==> flow/design.v <==
`timescale 1ns / 1ps
module dsp_macro_1(
input         CLK,
input  [17:0] A,
input  [17:0] B,
input  [47:0] C,
output [47:0] P
);
reg signed [17:0] a_r, b_r;
reg        [47:0] c_r;
reg signed [35:0] m_r;
reg        [47:0] p_r0, p_r1, p_r2;
always @(posedge CLK) begin
	a_r  <= A;
	b_r  <= B;
	c_r  <= C;
	m_r  <= a_r * b_r;
	p_r0 <= {{12{m_r[35]}}, m_r} + c_r;
	p_r1 <= p_r0;
	p_r2 <= p_r1;
end
assign P = p_r2;
endmodule
`timescale 1ns / 1ps
module mul(
input clk, 
input [7:0] w, 
input [7:0] x, 
output[15:0] y
);
wire [17:0] dsp_A, dsp_B;
wire [47:0] dsp_P;
assign dsp_A = w[7]? {10'b11_1111_1111, w} : {10'b00_0000_0000, w};
assign dsp_B = x[7]? {10'b11_1111_1111, x} : {10'b00_0000_0000, x};
assign y = dsp_P[15:0];
dsp_macro_1 u_dsp(.CLK(clk), .A(dsp_A), .B(dsp_B), .C(48'b0), .P(dsp_P));
endmodule
`timescale 1ns / 1ps
module adder_tree(
input clk, 
input rstn,
input vld_i,
input [15:0] mul_00, 
input [15:0] mul_01, 
input [15:0] mul_02, 
input [15:0] mul_03, 
input [15:0] mul_04, 
input [15:0] mul_05, 
input [15:0] mul_06, 
input [15:0] mul_07,
input [15:0] mul_08, 
input [15:0] mul_09, 
input [15:0] mul_10, 
input [15:0] mul_11, 
input [15:0] mul_12, 
input [15:0] mul_13, 
input [15:0] mul_14, 
input [15:0] mul_15, 
input [15:0] mul_16,
input [15:0] mul_17,
input [15:0] mul_18, 
input [15:0] mul_19, 
input [15:0] mul_20, 
input [15:0] mul_21, 
input [15:0] mul_22, 
input [15:0] mul_23, 
input [15:0] mul_24, 
input [15:0] mul_25,
input [15:0] mul_26,
output[20:0] acc_o,
output       vld_o 
);
reg [16:0] y1_0;
reg [16:0] y1_1;
reg [16:0] y1_2;
reg [16:0] y1_3;
reg [16:0] y1_4;
reg [16:0] y1_5;
reg [16:0] y1_6;
reg [16:0] y1_7;
reg [16:0] y1_8;
reg [16:0] y1_9;
reg [16:0] y1_10;
reg [16:0] y1_11;
reg [16:0] y1_12;
reg [16:0] y1_13;
reg [17:0] y2_0;
reg [17:0] y2_1;
reg [17:0] y2_2;
reg [17:0] y2_3;
reg [17:0] y2_4;
reg [17:0] y2_5;
reg [17:0] y2_6;
reg [18:0] y3_0;
reg [18:0] y3_1;
reg [18:0] y3_2;
reg [18:0] y3_3;
reg [19:0] y4_0;
reg [19:0] y4_1;
reg [20:0] y5;
reg vld_i_d1, vld_i_d2, vld_i_d3, vld_i_d4, vld_i_d5;
always@(posedge clk, negedge rstn) begin
	if(!rstn) begin
		y1_0 <= 17'd0;
		y1_1 <= 17'd0;
		y1_2 <= 17'd0;
		y1_3 <= 17'd0;
		y1_4 <= 17'd0;
		y1_5 <= 17'd0;
		y1_6 <= 17'd0;
		y1_7 <= 17'd0;
		y1_8 <= 17'd0;
		y1_9 <= 17'd0;
		y1_10 <= 17'd0;
		y1_11 <= 17'd0;
		y1_12 <= 17'd0;
		y1_13 <= 17'd0;
	end
	else begin 
		y1_0 <= $signed(mul_00) + $signed(mul_01);
		y1_1 <= $signed(mul_02) + $signed(mul_03);
		y1_2 <= $signed(mul_04) + $signed(mul_05);
		y1_3 <= $signed(mul_06) + $signed(mul_07);
		y1_4 <= $signed(mul_08) + $signed(mul_09);
		y1_5 <= $signed(mul_10) + $signed(mul_11);
		y1_6 <= $signed(mul_12) + $signed(mul_13);
		y1_7 <= $signed(mul_14) + $signed(mul_15);
		y1_8 <= $signed(mul_16) + $signed(mul_17);
		y1_9 <= $signed(mul_18) + $signed(mul_19);
		y1_10 <= $signed(mul_20) + $signed(mul_21);
		y1_11 <= $signed(mul_22) + $signed(mul_23);
		y1_12 <= $signed(mul_24) + $signed(mul_25);
		y1_13 <= $signed(mul_26);
	end
end
always@(posedge clk, negedge rstn) begin
	if(!rstn) begin
		y2_0 <= 18'd0;
		y2_1 <= 18'd0;
		y2_2 <= 18'd0;
		y2_3 <= 18'd0;
		y2_4 <= 18'd0;
		y2_5 <= 18'd0;
		y2_6 <= 18'd0;		
	end
	else begin 
		y2_0 <= $signed(y1_0) + $signed(y1_1);
		y2_1 <= $signed(y1_2) + $signed(y1_3);
		y2_2 <= $signed(y1_4) + $signed(y1_5);
		y2_3 <= $signed(y1_6) + $signed(y1_7);
		y2_4 <= $signed(y1_8) + $signed(y1_9);
		y2_5 <= $signed(y1_10) + $signed(y1_11);
		y2_6 <= $signed(y1_12) + $signed(y1_13);
	end
end
always@(posedge clk, negedge rstn) begin
	if(!rstn) begin
		y3_0 <= 19'd0;
		y3_1 <= 19'd0;
		y3_2 <= 19'd0;
		y3_3 <= 19'd0;
	end
	else begin 
		y3_0 <= $signed(y2_0) + $signed(y2_1);
		y3_1 <= $signed(y2_2) + $signed(y2_3);
		y3_2 <= $signed(y2_4) + $signed(y2_5);
		y3_3 <= $signed(y2_6);
	end
end
always@(posedge clk, negedge rstn) begin
	if(!rstn) begin
		y4_0 <= 20'd0;
		y4_1 <= 20'd0;
	end
	else begin
		y4_0 <= $signed(y3_0) + $signed(y3_1);
		y4_1 <= $signed(y3_2) + $signed(y3_3);
    end
end
always@(posedge clk, negedge rstn) begin
	if(!rstn)
		y5 <= 21'd0;
	else
		y5 <= $signed(y4_0) + $signed(y4_1);
end
always@(posedge clk, negedge rstn) begin
	if(!rstn) begin
		vld_i_d1 <= 0;
		vld_i_d2 <= 0;
		vld_i_d3 <= 0;
		vld_i_d4 <= 0;
		vld_i_d5 <= 0;
	end
	else begin 
		vld_i_d1 <= vld_i   ;
		vld_i_d2 <= vld_i_d1;
		vld_i_d3 <= vld_i_d2;
		vld_i_d4 <= vld_i_d3;
		vld_i_d5 <= vld_i_d4;		
	end
end
assign vld_o = vld_i_d5;
assign acc_o = $signed(y5);
endmodule
`timescale 1ns / 1ps
module mac(
input clk, 
input rstn, 
input vld_i, 
input [215:0] win, 
input [215:0] din,
output[ 20:0] acc_o, 
output        vld_o
);
wire[15:0] y00;
wire[15:0] y01;
wire[15:0] y02;
wire[15:0] y03;
wire[15:0] y04;
wire[15:0] y05;
wire[15:0] y06;
wire[15:0] y07;
wire[15:0] y08;
wire[15:0] y09;
wire[15:0] y10;
wire[15:0] y11;
wire[15:0] y12;
wire[15:0] y13;
wire[15:0] y14;
wire[15:0] y15;
wire[15:0] y16;
wire[15:0] y17;
wire[15:0] y18;
wire[15:0] y19;
wire[15:0] y20;
wire[15:0] y21;
wire[15:0] y22;
wire[15:0] y23;
wire[15:0] y24;
wire[15:0] y25;
wire[15:0] y26;
reg vld_i_d0, vld_i_d1, vld_i_d2, vld_i_d3, vld_i_d4;
mul u_mul_00(.clk(clk), .w(win[  7:  0]),.x(din[  7:  0]),.y(y00));
mul u_mul_01(.clk(clk), .w(win[ 15:  8]),.x(din[ 15:  8]),.y(y01));
mul u_mul_02(.clk(clk), .w(win[ 23: 16]),.x(din[ 23: 16]),.y(y02));
mul u_mul_03(.clk(clk), .w(win[ 31: 24]),.x(din[ 31: 24]),.y(y03));
mul u_mul_04(.clk(clk), .w(win[ 39: 32]),.x(din[ 39: 32]),.y(y04));
mul u_mul_05(.clk(clk), .w(win[ 47: 40]),.x(din[ 47: 40]),.y(y05));
mul u_mul_06(.clk(clk), .w(win[ 55: 48]),.x(din[ 55: 48]),.y(y06));
mul u_mul_07(.clk(clk), .w(win[ 63: 56]),.x(din[ 63: 56]),.y(y07));
mul u_mul_08(.clk(clk), .w(win[ 71: 64]),.x(din[ 71: 64]),.y(y08));
mul u_mul_09(.clk(clk), .w(win[ 79: 72]),.x(din[ 79: 72]),.y(y09));
mul u_mul_10(.clk(clk), .w(win[ 87: 80]),.x(din[ 87: 80]),.y(y10));
mul u_mul_11(.clk(clk), .w(win[ 95: 88]),.x(din[ 95: 88]),.y(y11));
mul u_mul_12(.clk(clk), .w(win[103: 96]),.x(din[103: 96]),.y(y12));
mul u_mul_13(.clk(clk), .w(win[111:104]),.x(din[111:104]),.y(y13));
mul u_mul_14(.clk(clk), .w(win[119:112]),.x(din[119:112]),.y(y14));
mul u_mul_15(.clk(clk), .w(win[127:120]),.x(din[127:120]),.y(y15));
mul u_mul_16(.clk(clk), .w(win[135:128]),.x(din[135:128]),.y(y16));
mul u_mul_17(.clk(clk), .w(win[143:136]),.x(din[143:136]),.y(y17));
mul u_mul_18(.clk(clk), .w(win[151:144]),.x(din[151:144]),.y(y18));
mul u_mul_19(.clk(clk), .w(win[159:152]),.x(din[159:152]),.y(y19));
mul u_mul_20(.clk(clk), .w(win[167:160]),.x(din[167:160]),.y(y20));
mul u_mul_21(.clk(clk), .w(win[175:168]),.x(din[175:168]),.y(y21));
mul u_mul_22(.clk(clk), .w(win[183:176]),.x(din[183:176]),.y(y22));
mul u_mul_23(.clk(clk), .w(win[191:184]),.x(din[191:184]),.y(y23));
mul u_mul_24(.clk(clk), .w(win[199:192]),.x(din[199:192]),.y(y24));
mul u_mul_25(.clk(clk), .w(win[207:200]),.x(din[207:200]),.y(y25));
mul u_mul_26(.clk(clk), .w(win[215:208]),.x(din[215:208]),.y(y26));
always@(posedge clk, negedge rstn) begin
	if(!rstn) begin
	    vld_i_d0 <= 0;
		vld_i_d1 <= 0;
		vld_i_d2 <= 0;
		vld_i_d3 <= 0;
		vld_i_d4 <= 0;
	end
	else begin 
		vld_i_d0 <= vld_i   ;
		vld_i_d1 <= vld_i_d0;
		vld_i_d2 <= vld_i_d1;
		vld_i_d3 <= vld_i_d2;
		vld_i_d4 <= vld_i_d3;		
	end
end
adder_tree u_adder_tree(
. clk(clk), 
. rstn(rstn),
. vld_i(vld_i_d4),
. mul_00(y00), 
. mul_01(y01), 
. mul_02(y02), 
. mul_03(y03), 
. mul_04(y04), 
. mul_05(y05), 
. mul_06(y06), 
. mul_07(y07),
. mul_08(y08),
. mul_09(y09), 
. mul_10(y10), 
. mul_11(y11), 
. mul_12(y12), 
. mul_13(y13), 
. mul_14(y14), 
. mul_15(y15), 
. mul_16(y16),
. mul_17(y17), 
. mul_18(y18), 
. mul_19(y19), 
. mul_20(y20), 
. mul_21(y21), 
. mul_22(y22), 
. mul_23(y23), 
. mul_24(y24), 
. mul_25(y25),
. mul_26(y26),  
. acc_o(acc_o),
. vld_o(vld_o) 
);
endmodule
Lab notebook: mac

* Step by step through the tools: mac
Module mac before and after one edit of its RTL, step after step. Lines under "original" count in the file above, lines under "edited" in the edited file. "difference" is "edited" less "original", of the values as shown. Operators carry their Yosys type and port widths (W data, S select, Z words). Cell names lack the library's common part. Not given: --
Design: top module mac, clock port clk, cell library sky130hd, timing corner tt_025C_1v80

* The edit
The edit as a unified diff against the file above. This change comes from a script, not from a designer. The edited design behaves differently; no optimisation was intended.
begin of diff
@@ -258,5 +258,8 @@
 mul u_mul_15(.clk(clk), .w(win[127:120]),.x(din[127:120]),.y(y15));
 mul u_mul_16(.clk(clk), .w(win[135:128]),.x(din[135:128]),.y(y16));
-mul u_mul_17(.clk(clk), .w(win[143:136]),.x(din[143:136]),.y(y17));
+wire [15:0] y17_p, y17_n;
+mul u_mul_17(.clk(clk), .w(win[143:136]),.x(din[143:136]),.y(y17_p));
+mul u_mul_17_b (.clk(clk), .w(win[143:136]), .x(~(din[143:136])), .y(y17_n));
+assign y17 = y17_p ^ y17_n;
 mul u_mul_18(.clk(clk), .w(win[151:144]),.x(din[151:144]),.y(y18));
 mul u_mul_19(.clk(clk), .w(win[159:152]),.x(din[159:152]),.y(y19));
end of diff

* Word-level counts
Yosys after proc, flatten, opt, wreduce and memory -nomap, before mapping. Enables and synchronous resets that opt folds into registers are not counted as muxes. Memory bits, and registers merged into a memory's read port (data or address), are not among the register bits. Print and check cells are not counted. Equal cells are merged and count once.
Storage and ports:
- bits of input ports | original 435, edited 435, difference 0
- register bits | original 3209, edited 3291, difference +82
- output and inout bits | original 22, edited 22, difference 0
- word-level cells | original 307, edited 316, difference +9
Cells by class:
- $add $sub $neg | original 26, edited 26, difference 0
- muxes and demuxes | original 54, edited 55, difference +1
- bitwise logic cells | original 0, edited 2, difference +2
- multiply operators | original 27, edited 28, difference +1
Operators with widths:
- $mux W18 | original 54, edited 55, difference +1
- $mul A18 B18 Y16 | original 27, edited 28, difference +1
- $not A8 Y8 | original 0, edited 1, difference +1
- $xor A16 B16 Y16 | original 0, edited 1, difference +1
- $add A16 B16 Y17 | original 13, edited 13, difference 0
- $add A17 B17 Y18 | original 6, edited 6, difference 0
- $add A18 B18 Y19 | original 3, edited 3, difference 0
- $add A17 B16 Y18 | original 1, edited 1, difference 0
- $add A19 B18 Y20 | original 1, edited 1, difference 0
- $add A19 B19 Y20 | original 1, edited 1, difference 0
- $add A20 B20 Y21 | original 1, edited 1, difference 0

* Longest topological paths
Depth = most cells in a row (Yosys ltp): at word level without a register or memory, in the mapped netlist without a sequential cell, where the memories' decode and read muxes count.
Logic depth:
- depth in word-level cells | original 1, edited 2, difference +1
- ABC_AREA | original 0, edited 0
- depth in mapped cells | original 22, edited 22, difference 0
- mapped depth without buffers | original 21, edited 21, difference 0

* Netlist
Yosys stat after the flow's synthesis: flattened, memories mapped to cells. It holds for the ABC_AREA given above (unset counts as 0); a run with the other value may have another netlist.
Mapped netlist:
- synthesis area (mm^2) | original 0.1664559, edited 0.1715333, difference +0.0050774
- cells in the netlist | original 15600, edited 15978, difference +378
- mapped flip-flops | original 2669, edited 2741, difference +72
- sequential area (mm^2) | original 0.0559787, edited 0.0574201, difference +0.0014414
- buffer cells | original 115, edited 123, difference +8
Cells by type:
- nor2_1 | original 443, edited 339, difference -104
- o21ai_1 | original 99, edited 4, difference -95
- and2_1 | original 1127, edited 1214, difference +87
- inv_1 | original 3383, edited 3465, difference +82
- dfxtp_1 | original 2160, edited 2232, difference +72
- fa_1 | original 1927, edited 1996, difference +69
- ha_1 | original 1961, edited 2017, difference +56
- o211ai_1 | original 25, edited 78, difference +53
- a21oi_1 | original 384, edited 436, difference +52
- nand2_1 | original 869, edited 914, difference +45
- xor2_1 | original 174, edited 214, difference +40
- o21ai_0 | original 130, edited 167, difference +37
- o21a_1 | original 97, edited 132, difference +35
- a41oi_1 | original 13, edited 48, difference +35
- and3_1 | original 68, edited 34, difference -34
- nand2b_1 | original 61, edited 27, difference -34
- o41ai_1 | original 44, edited 15, difference -29
- o21bai_1 | original 52, edited 29, difference -23
The list need not be complete. By module: a second synthesis without flattening, with its own total; a netlist apart from the flattened one above.
Second synthesis, totals:
- cells (unflattened synthesis) | original 54431, edited 56359, difference +1928
- area (unflattened synthesis) (mm^2) | original 0.5617212, edited 0.5815315, difference +0.0198103
Rows give one instance, submodules left out.
Modules, original:
- dsp_macro_1 | cells 1903, seq. area 0.0052851 mm^2, area 0.0196363 mm^2, instances 27
- adder_tree | cells 3018, seq. area 0.0126121 mm^2, area 0.0313138 mm^2, instances 1
- mac | cells 5, seq. area 0.0001251 mm^2, area 0.0001251 mm^2, instances 1
- mul | cells 1, seq. area 0 mm^2, area 0.0000038 mm^2, instances 27
Modules, edited:
- dsp_macro_1 | cells 1903, seq. area 0.0052851 mm^2, area 0.0196363 mm^2, instances 28
- adder_tree | cells 3018, seq. area 0.0126121 mm^2, area 0.0313138 mm^2, instances 1
- mac | cells 29, seq. area 0.0001251 mm^2, area 0.0002953 mm^2, instances 1
- mul | cells 1, seq. area 0 mm^2, area 0.0000038 mm^2, instances 28

* Timing after synthesis
OpenSTA on the mapped netlist: ideal clock, no wires. The path of least setup slack (recovery checks aside). Input and output delay are each 20% of the period. Register names are those of the netlist, which keeps one name where synthesis merged equal registers.
Path post-synthesis:
- path kind | original flip-flop to flip-flop, edited flip-flop to flip-flop
- start | original reg (no name shown), edited reg u_mul_10.u_dsp.a_r[6]
- end | original reg u_mul_03.u_dsp.m_r[15], edited reg u_mul_10.u_dsp.m_r[14]
- time at the first pin (ns) | original 0.000, edited 0.000, difference 0.000
- data required time (ns) | original 5.864, edited 5.882, difference +0.018
- data arrival time (ns) | original 4.941, edited 5.064, difference +0.123
- library setup time (ns) | original 0.136, edited 0.118, difference -0.018
- path delay (ns) | original 5.077, edited 5.182, difference +0.105
- period (ns) | original 6.0, edited 6.0, difference 0.0
- setup slack (ns) | original 0.923, edited 0.818, difference -0.105
- driving pins on the path | original 19, edited 21, difference +2
- period reached after synthesis (ns) | original 5.077, edited 5.182, difference +0.105
"path delay" is the arrival time less input delay plus setup time. "driving pins on the path": output pins that drive a net of the path, with the launching flip-flop's if there is one; two outputs of one cell count as two. "period reached after synthesis" = period - worst setup slack (recovery checks aside). The figure is calculated, with input and output delays left at 20% of the set period. The rows between start and end are the longest chain of elaborated cells between them; the timing report does not say that the signal goes this way. Where chains are equally long, one stands for them. A line is the first line of the expression or statement that the cell stems from. Yosys adds cells for indexed reads and writes and turns some case tables into memories.
On the way, post-synthesis, original: path through dfxtp_1 -> nand2_1 -> fa_1 -> inv_1 -> fa_1 -> fa_1 -> inv_1 -> fa_1 -> inv_1 -> fa_1 -> inv_1 -> fa_1 -> inv_1 -> ha_1 -> and2_1 -> o21ai_0 -> o21ai_0 -> o41ai_1 -> xor2_1
Ends and longest elaborated chain, post-synthesis, original:
- end: assignment | RTL line 17 | m_r <= a_r * b_r;
- end: declaration | RTL line 11 | reg signed [35:0] m_r;
original: No chain of elaborated cells between the ends is given.
On the way, post-synthesis, edited: path through dfxtp_1 -> clkbuf_1 -> and2_1 -> fa_1 -> inv_1 -> fa_1 -> inv_1 -> fa_1 -> inv_1 -> fa_1 -> inv_1 -> fa_1 -> inv_1 -> fa_1 -> inv_1 -> ha_1 -> nand3_1 -> o21ai_0 -> nor4_1 -> or3b_2 -> xnor2_1, cells in the longest elaborated chain 1, elaborated cells on any way between the ends 1, those cells by class mul: 1
Ends and longest elaborated chain, post-synthesis, edited:
- start: declaration | RTL line 9 | reg signed [17:0] a_r, b_r;
- start: assignment | RTL line 14 | a_r <= A;
- $mul A18 B18 Y16 | RTL line 17 | m_r <= a_r * b_r;
- end: assignment | RTL line 17
- end: declaration | RTL line 11 | reg signed [35:0] m_r;

* Path in the finished layout
Path of least setup slack in the final report of each run of set A (OpenROAD, finished layout, wires in). Where an end is a register, its clock arrival counts in the times.
Path post-layout:
- path kind | original flip-flop to flip-flop, edited flip-flop to flip-flop
- start | original reg u_mul_03.u_dsp.b_r[1], edited reg (no name shown)
- end | original reg u_mul_03.u_dsp.m_r[15], edited reg u_mul_20.u_dsp.m_r[15]
- setup slack (ns) | original 0.57, edited 0.49, difference -0.08
- data arrival time (ns) | original 6.26, edited 6.26, difference 0.00
- period (ns) | original 6.0, edited 6.0, difference 0.0
- library setup time (ns) | original 0.07, edited 0.12, difference +0.05
- driving pins on the path | original 19, edited 20, difference +1
- data required time (ns) | original 6.83, edited 6.75, difference -0.08
- time at the first pin (ns) | original 0.90, edited 0.87, difference -0.03
The rows between start and end are the longest chain of elaborated cells between them; the timing report does not say that the signal goes this way. Where chains are equally long, one stands for them.
On the way, post-layout, original: path through dfxtp_1 -> nand2_1 -> fa_1 -> inv_1 -> fa_1 -> fa_1 -> inv_1 -> fa_1 -> inv_1 -> fa_1 -> inv_1 -> fa_1 -> inv_1 -> ha_1 -> and2_1 -> o21ai_0 -> o21ai_0 -> o41ai_1 -> xor2_1, cells in the longest elaborated chain 1, elaborated cells on any way between the ends 1, those cells by class mul: 1
Ends and longest elaborated chain, post-layout, original:
- start: declaration | RTL line 9 | reg signed [17:0] a_r, b_r;
- start: assignment | RTL line 15 | b_r <= B;
- $mul A18 B18 Y16 | RTL line 17 | m_r <= a_r * b_r;
- end: assignment | RTL line 17
- end: declaration | RTL line 11 | reg signed [35:0] m_r;
On the way, post-layout, edited: path through dfxtp_1 -> and2_1 -> inv_1 -> fa_1 -> inv_1 -> fa_1 -> fa_1 -> inv_1 -> fa_1 -> inv_1 -> fa_1 -> inv_1 -> fa_1 -> inv_1 -> ha_1 -> and2_1 -> o21ai_0 -> o21ai_0 -> o41ai_1 -> xnor2_1
Ends and longest elaborated chain, post-layout, edited:
- end: assignment | RTL line 17 | m_r <= a_r * b_r;
- end: declaration | RTL line 11 | reg signed [35:0] m_r;
edited: No chain of elaborated cells between the ends is given.

* Flow runs
Runs of the flow (Yosys, OpenROAD) on both versions; the two runs of a pair have the same settings. The constraints put input and output delay at 20% of the set period each and load the outputs with 0.01 pF.
Settings, set A: CORE_UTILIZATION 40, period_ns 6.0, CAP_MARGIN 20, CORE_MARGIN 2, SLEW_MARGIN 20
Final reports, set A:
- post-synthesis cell area (mm^2) | original 0.1664559, edited 0.1715333, difference +0.0050774
- die area (mm^2) | original 0.421318, edited 0.43409, difference +0.012772
- final utilization (%) | original 45.4, edited 45.3, difference -0.1
- power (µW) | original 114568, edited 118469, difference +3901
- worst setup slack after layout (ns) | original 0.567, edited 0.487, difference -0.080
- period reached (ns) | original 5.433, edited 5.513, difference +0.080
Settings, set B: CAP_MARGIN 40, CORE_ASPECT_RATIO 0.88, CORE_MARGIN 2, CORE_UTILIZATION 42, CTS_CLUSTER_SIZE 20, GPL_TIMING_DRIVEN 0, MAX_ROUTING_LAYER met4, PLACE_DENSITY_LB_ADDON 0.09, TNS_END_PERCENT 80, period_ns 5.63, SLEW_MARGIN 20
Final reports, set B:
- post-synthesis cell area (mm^2) | original 0.1664559, edited 0.1715333, difference +0.0050774
- die area (mm^2) | original 0.401388, edited 0.413548, difference +0.012160
- final utilization (%) | original 47.8, edited 47.5, difference -0.3
- power (µW) | original 124340, edited 126734, difference +2394
- worst setup slack after layout (ns) | original 0.225, edited 0.252, difference +0.027
- period reached (ns) | original 5.405, edited 5.378, difference -0.027
"period reached" is the run's clock period less its worst setup slack. It is reckoned from that one timing run; input and output delays stay at 20% of the period that was set. By "power" is meant OpenSTA's value without simulated activity: inputs other than the clock are taken to toggle once in ten clock periods, and the tool carries that through the logic.
